==> flow/design.v <==
module pg_0 (
    input logic a,
    input logic b,
    output logic p,
    output logic g
);
assign p = a ^ b;
assign g = a & b;
endmodule
module pg_1plus (
    input logic pi_cur,
    input logic gi_cur,
    input logic pi_prev,
    input logic gi_prev,
    output logic pout,
    output logic gout
);
assign pout = pi_cur & pi_prev;
assign gout = gi_cur | (pi_cur & gi_prev);
endmodule
module ks_add #(
    parameter N = 64
)
(
    input  logic         clk,
    input  logic         rstn_,
    input  logic         en,
    input  logic [N-1:0] a,
    input  logic [N-1:0] b,
    output logic [N-1:0] out
);
    localparam int stages = $clog2(N) + 1;
    function automatic integer log2_arr(input integer x);
        integer k;
        begin
            log2_arr = 0;
            for (k = 1; k < 31; k = k + 1)
                if (x >= (1 << k)) log2_arr = k;
        end
    endfunction
    genvar i;
    generate
        for (i = 0; i < stages; i++) begin : gen_pg
            logic [(N-(2**(i-1)))-1:0] g_reg_array;
            logic [(N-(2**(i-1)))-1:0] p_reg_array;
            logic [(N-(2**(i-1)))-1:0] p_out_array;
            logic [(N-(2**(i-1)))-1:0] g_out_array;
        end
    endgenerate
    genvar j;
    generate
        for (j = 0; j < stages; j++) begin : reg_assign
            always_ff @( posedge clk ) begin
                if ( !rstn_ ) begin
                    gen_pg[j].g_reg_array <= 0;
                    gen_pg[j].p_reg_array <= 0;
                end
                else if ( en ) begin
                    gen_pg[j].g_reg_array <= gen_pg[j].g_out_array;
                    gen_pg[j].p_reg_array <= gen_pg[j].p_out_array;
                end
                else begin
                    gen_pg[j].g_reg_array <= gen_pg[j].g_reg_array;
                    gen_pg[j].p_reg_array <= gen_pg[j].p_reg_array;
                end
            end
        end
    endgenerate
    genvar step;
    generate 
        for (i = 0; i < N; i++) begin
            pg_0 step0(a[i], b[i], gen_pg[0].p_out_array[i], gen_pg[0].g_out_array[i]);
        end
        for (step = 1; step <= stages; step++) begin
            for (i = 0; i < N-2**(step-1); i++) begin 
                if (step == 1) begin
                    pg_1plus stepn(gen_pg[0].p_reg_array[i+1],  
                                 gen_pg[0].g_reg_array[i+1], 
                                 gen_pg[0].p_reg_array[i], 
                                 gen_pg[0].g_reg_array[i], 
                                 gen_pg[step].p_out_array[i], 
                                 gen_pg[step].g_out_array[i]);
                end
                if (step > 1) begin
                    if (i==0) begin
                        pg_1plus stepn(gen_pg[step-1].p_reg_array[i+2**(step-2)],  
                                 gen_pg[step-1].g_reg_array[i+2**(step-2)], 
                                 gen_pg[0].p_reg_array[0], 
                                 gen_pg[0].g_reg_array[0], 
                                 gen_pg[step].p_out_array[0], 
                                 gen_pg[step].g_out_array[0]);
                    end
                    else if (i < 2**(step-2)) begin 
                        pg_1plus stepn(gen_pg[step-1].p_reg_array[i+2**(step-2)],                                         
                                 gen_pg[step-1].g_reg_array[i+2**(step-2)],                                            
                                 gen_pg[log2_arr(i)+1].p_reg_array[i-2**(log2_arr(i))], 
                                 gen_pg[log2_arr(i)+1].g_reg_array[i-2**(log2_arr(i))],
                                 gen_pg[step].p_out_array[i], 
                                 gen_pg[step].g_out_array[i]);
                    end
                    else begin  
                        pg_1plus stepn(gen_pg[step-1].p_reg_array[i+2**(step-2)],  
                                 gen_pg[step-1].g_reg_array[i+2**(step-2)], 
                                 gen_pg[step-1].p_reg_array[i-2**(step-2)], 
                                 gen_pg[step-1].g_reg_array[i-2**(step-2)], 
                                 gen_pg[step].p_out_array[i], 
                                 gen_pg[step].g_out_array[i]);
                    end
                end
            end
        end
    endgenerate
    generate
        for (i = 0; i < N; i++) begin
            if ( i==0 ) begin
                assign out[0] = gen_pg[0].p_reg_array[0];
            end
            else if ( i==1 ) begin
                assign out[1] = gen_pg[0].p_reg_array[1] ^ gen_pg[0].g_reg_array[0];
            end
            else if (i <= N/2) begin  
                assign out[i] = (gen_pg[0].p_reg_array[i]) ^ (gen_pg[log2_arr(i-1)+1].g_reg_array[(i-1)-2**log2_arr(i-1)]); 
            end
            else begin
                assign out[i] = gen_pg[0].p_reg_array[i] ^ gen_pg[stages-1].g_reg_array[(i-1)-(N/2)]; 
            end
        end
    endgenerate
endmodule
## Tool chain data of ks_add

Tool output for the design above before and after an edit, in the order of the flow.
Lines under "original" count in the file above, lines under "edited" in the edited file.
"difference": "edited" minus "original" as printed here.
Operators carry their Yosys type and port widths (W data, S select, Z words).
Library cell names are shortened.
The mark -- stands for no value.

| set-up | value |
|---|---|
| top | ks_add |
| clock | clk |
| library | sky130hd |
| timing corner | tt_025C_1v80 |

## Edit of the RTL

Unified diff, file above to edited file.
This change comes from a script, not from a designer; no optimisation was intended.

```diff
@@ -123,5 +123,5 @@
             end
             else begin
-                assign out[i] = gen_pg[0].p_reg_array[i] ^ gen_pg[stages-1].g_reg_array[(i-1)-(N/2)]; 
+                assign out[i] = gen_pg[0].p_reg_array[i] + gen_pg[stages-1].g_reg_array[(i-1)-(N/2)]; 
             end
         end
```

## After elaboration

Source: Yosys, flattened and elaborated, memories not mapped. Widths are those after wreduce; folded enables and synchronous resets count as part of the registers. Registers that Yosys merges into a memory's read port (data or address) are not register bits. Print and check cells do not count. Equal cells are merged and count once.

Operators by class:

| what | original | edited | difference |
|---|---|---|---|
| $add $sub $neg | 0 | 31 | +31 |
| bitwise gates (word level) | 1120 | 1089 | -31 |

Operators with widths:

| kind | original | edited | difference |
|---|---|---|---|
| $xor A1 B1 Y1 | 127 | 96 | -31 |
| $add A1 B1 Y1 | 0 | 31 | +31 |

Operator kinds equal on both sides are left out: 2.

Word-level totals:

| what | original | edited | difference |
|---|---|---|---|
| register bits after elaboration | 737 | 737 | 0 |
| output and inout port bits | 64 | 64 | 0 |

## Depth

Longest topological path by Yosys (ltp), each cell counted once; first at word level (registers and memories cut), then after technology mapping (sequential cells cut; the memories' decode and read muxes count).

Logic depth:

| what | original | edited | difference |
|---|---|---|---|
| depth after elaboration | 2 | 2 | 0 |
| ABC_AREA | 0 | 0 | -- |
| depth in mapped cells | 6 | 6 | 0 |
| gate-level depth less buffers | 3 | 3 | 0 |

## Netlist

Source: synth_stat.txt of the flow (Yosys; design flattened, memories mapped). It holds for the ABC_AREA given above (unset counts as 0); a run with the other value may have another netlist.

Cells by type:

| type | original | edited | difference |
|---|---|---|---|
| buf_2 | 51 | 63 | +12 |
| buf_6 | 33 | 25 | -8 |
| a21boi_1 | 237 | 233 | -4 |
| buf_4 | 40 | 36 | -4 |
| a21boi_0 | 16 | 20 | +4 |
| clkbuf_1 | 95 | 96 | +1 |

Cell types equal on both sides are left out: 11.

Mapped netlist:

| what | original | edited | difference |
|---|---|---|---|
| mapped cells | 2999 | 3000 | +1 |
| cell area after synthesis (sq um) | 28085.7 | 28029.4 | -56.3 |
| flip-flop cells | 695 | 695 | 0 |
| buffer cells | 219 | 220 | +1 |

The figures by module come from a second, unflattened synthesis with its own total; it is not the netlist above.

Second synthesis, totals:

| what | original | edited | difference |
|---|---|---|---|
| cells (unflattened synthesis) | 3095 | 3095 | 0 |
| area (unflattened synthesis) (sq um) | 32986.6 | 32986.6 | 0.0 |

Each row is one instance without its submodules.

By module, original:

| module | times used | cells | area (sq um) |
|---|---|---|---|
| ks_add | 1 | 2401 | 27850.5 |
| pg_1plus | 315 | 2 | 13.8 |
| pg_0 | 64 | 1 | 12.5 |

By module, edited:

| module | times used | cells | area (sq um) |
|---|---|---|---|
| ks_add | 1 | 2401 | 27850.5 |
| pg_1plus | 315 | 2 | 13.8 |
| pg_0 | 64 | 1 | 12.5 |

## Path before layout

Source: OpenSTA report_checks on the synthesized netlist (no wires, ideal clock, input and output delay 20% of the period each), path of least setup slack; recovery checks are left aside. Register names are those of the netlist, which keeps one name where synthesis merged equal registers.

Timing after synthesis:

| what | original | edited | difference |
|---|---|---|---|
| path kind | input port to flip-flop | input port to flip-flop | -- |
| start | input port en | input port en | -- |
| end | register (no name shown) | register (no name shown) | -- |
| clock period (ns) | 2.0 | 2.0 | 0.0 |
| external input delay (ns) | 0.400 | 0.400 | 0.000 |
| library setup time (ns) | 0.116 | 0.116 | 0.000 |
| arrival time (ns) | 1.170 | 1.172 | +0.002 |
| data required time (ns) | 1.884 | 1.884 | 0.000 |
| setup slack (ns) | 0.714 | 0.712 | -0.002 |
| path delay (ns) | 0.886 | 0.888 | +0.002 |
| stages on the path | 6 | 6 | 0 |
| path buffers | 4 | 4 | 0 |
| period reached after synthesis (ns) | 1.286 | 1.288 | +0.002 |

"path delay" = arrival - input delay + setup time.
"stages on the path" counts driving pins, that of a launching flip-flop among them; a cell with two outputs on the path counts twice.
"period reached after synthesis" is the clock period less the worst setup slack; recovery checks do not enter. This is arithmetic on one report: input and output delays are still those of the set period (20% each).

| between the ends, after synthesis, original | value |
|---|---|
| path through | buf_2 -> buf_6 -> buf_6 -> buf_6 -> mux2i_1 -> nor2b_1 |

Ends and longest elaborated chain, after synthesis, original:

| what | line | RTL |
|---|---|---|
| start: declaration | 27 | `input  logic         en,` |

original: No chain of elaborated cells between the ends is given.

| between the ends, after synthesis, edited | value |
|---|---|
| path through | buf_2 -> buf_6 -> buf_6 -> buf_6 -> mux2i_1 -> nor2b_1 |

Ends and longest elaborated chain, after synthesis, edited:

| what | line | RTL |
|---|---|---|
| start: declaration | 27 | `input  logic         en,` |

edited: No chain of elaborated cells between the ends is given.

## Path in the finished layout

From the final timing report of the runs of set A: the path of least setup slack in the routed layout; clock arrival at registers is part of the times.

Timing post-layout:

| what | original | edited | difference |
|---|---|---|---|
| path kind | flip-flop to output port | flip-flop to output port | -- |
| start | register (no name shown) | register (no name shown) | -- |
| end | output port out[41] | output port out[20] | -- |
| clock period (ns) | 1.93 | 1.93 | 0.00 |
| external output delay (ns) | 0.39 | 0.39 | 0.00 |
| arrival time (ns) | 1.50 | 1.49 | -0.01 |
| data required time (ns) | 1.54 | 1.54 | 0.00 |
| setup slack (ns) | 0.05 | 0.05 | 0.00 |
| stages on the path | 3 | 3 | 0 |
| path buffers | 1 | 1 | 0 |

Between the ends stands the longest chain of elaborated cells between them, by number of cells; it is not shown to be the way that was timed. Of several equally long chains one is given.
Each line given opens the expression or statement behind the cell; cells for indexed reads and writes are added by Yosys, which also makes memories of some case tables.

| between the ends, post-layout, original | value |
|---|---|
| path through | dfxtp_2 -> xor2_1 -> dlygate4sd2_1 |
| cells in the longest elaborated chain | 1 |
| elaborated cells on any way between the ends | 1 |
| source lines of those cells | 1 |
| classes of those cells | logic (1) |

Ends and longest elaborated chain, post-layout, original:

| what | line | RTL |
|---|---|---|
| $xor A1 B1 Y1 | 125 | `assign out[i] = gen_pg[0].p_reg_array[i] ^ gen_pg[stages-1].g_reg_array[(i-1)-(N/2)];` |
| end: declaration | 30 | `output logic [N-1:0] out` |

| between the ends, post-layout, edited | value |
|---|---|
| path through | dfxtp_2 -> xor2_1 -> dlygate4sd2_1 |
| cells in the longest elaborated chain | 1 |
| elaborated cells on any way between the ends | 1 |
| source lines of those cells | 1 |
| classes of those cells | logic (1) |

Ends and longest elaborated chain, post-layout, edited:

| what | line | RTL |
|---|---|---|
| $xor A1 B1 Y1 | 122 | `assign out[i] = (gen_pg[0].p_reg_array[i]) ^ (gen_pg[log2_arr(i-1)+1].g_reg_array[(i-1)-2**log2_arr(i-1)]);` |
| end: declaration | 30 | `output logic [N-1:0] out` |

## Layout results

Runs of the flow (Yosys, OpenROAD) on both versions; the two runs of a pair have the same settings. The constraints put input and output delay at 20% of the set period each and load the outputs with 0.01 pF.

| settings, set A | value |
|---|---|
| period_ns | 1.93 |
| CAP_MARGIN | 20 |
| CORE_MARGIN | 2 |
| CORE_UTILIZATION | 40 |
| SLEW_MARGIN | 20 |

Final reports, set A:

| what | original | edited | difference |
|---|---|---|---|
| chip area after synthesis (Yosys) (sq um) | 28085.7 | 28029.4 | -56.3 |
| overall die area (sq um) | 72350.2 | 72207.8 | -142.4 |
| standard-cell area after layout (sq um) | 33818.7 | 33489.6 | -329.1 |
| utilization after routing (%) | 48.5 | 48.1 | -0.4 |
| smallest setup slack (ns) | 0.048 | 0.051 | +0.003 |
| total power after layout (µW) | 32800 | 32929 | +129 |
| achieved clock period (ns) | 1.882 | 1.879 | -0.003 |

| settings, set B | value |
|---|---|
| ABC_AREA | 1 |
| CELL_PAD_IN_SITES_DETAIL_PLACEMENT | 0 |
| CELL_PAD_IN_SITES_GLOBAL_PLACEMENT | 0 |
| CORE_ASPECT_RATIO | 1.52 |
| CORE_MARGIN | 6 |
| CORE_UTILIZATION | 15 |
| GPL_TIMING_DRIVEN | 0 |
| MIN_ROUTING_LAYER | met1 |
| PLACE_DENSITY_LB_ADDON | 0.11 |
| SETUP_SLACK_MARGIN | 0.04 |
| TNS_END_PERCENT | 20 |
| period_ns | 1.11 |
| CAP_MARGIN | 20 |
| SLEW_MARGIN | 20 |

Final reports, set B:

| what | original | edited | difference |
|---|---|---|---|
| chip area after synthesis (Yosys) (sq um) | 28577.4 | 28885.2 | +307.8 |
| overall die area (sq um) | 201367.0 | 203475.0 | +2108.0 |
| standard-cell area after layout (sq um) | 37273.2 | 38403.1 | +1129.9 |
| utilization after routing (%) | 19.7 | 20.1 | +0.4 |
| smallest setup slack (ns) | -0.580 | -0.732 | -0.152 |
| total power after layout (µW) | 61186 | 63371 | +2185 |
| achieved clock period (ns) | 1.690 | 1.842 | +0.152 |

"achieved clock period" means the clock period less the worst setup slack. The figure is calculated, with input and output delays left at 20% of the set period.
"total power after layout" is the tool's figure for a default switching activity; nothing was simulated.
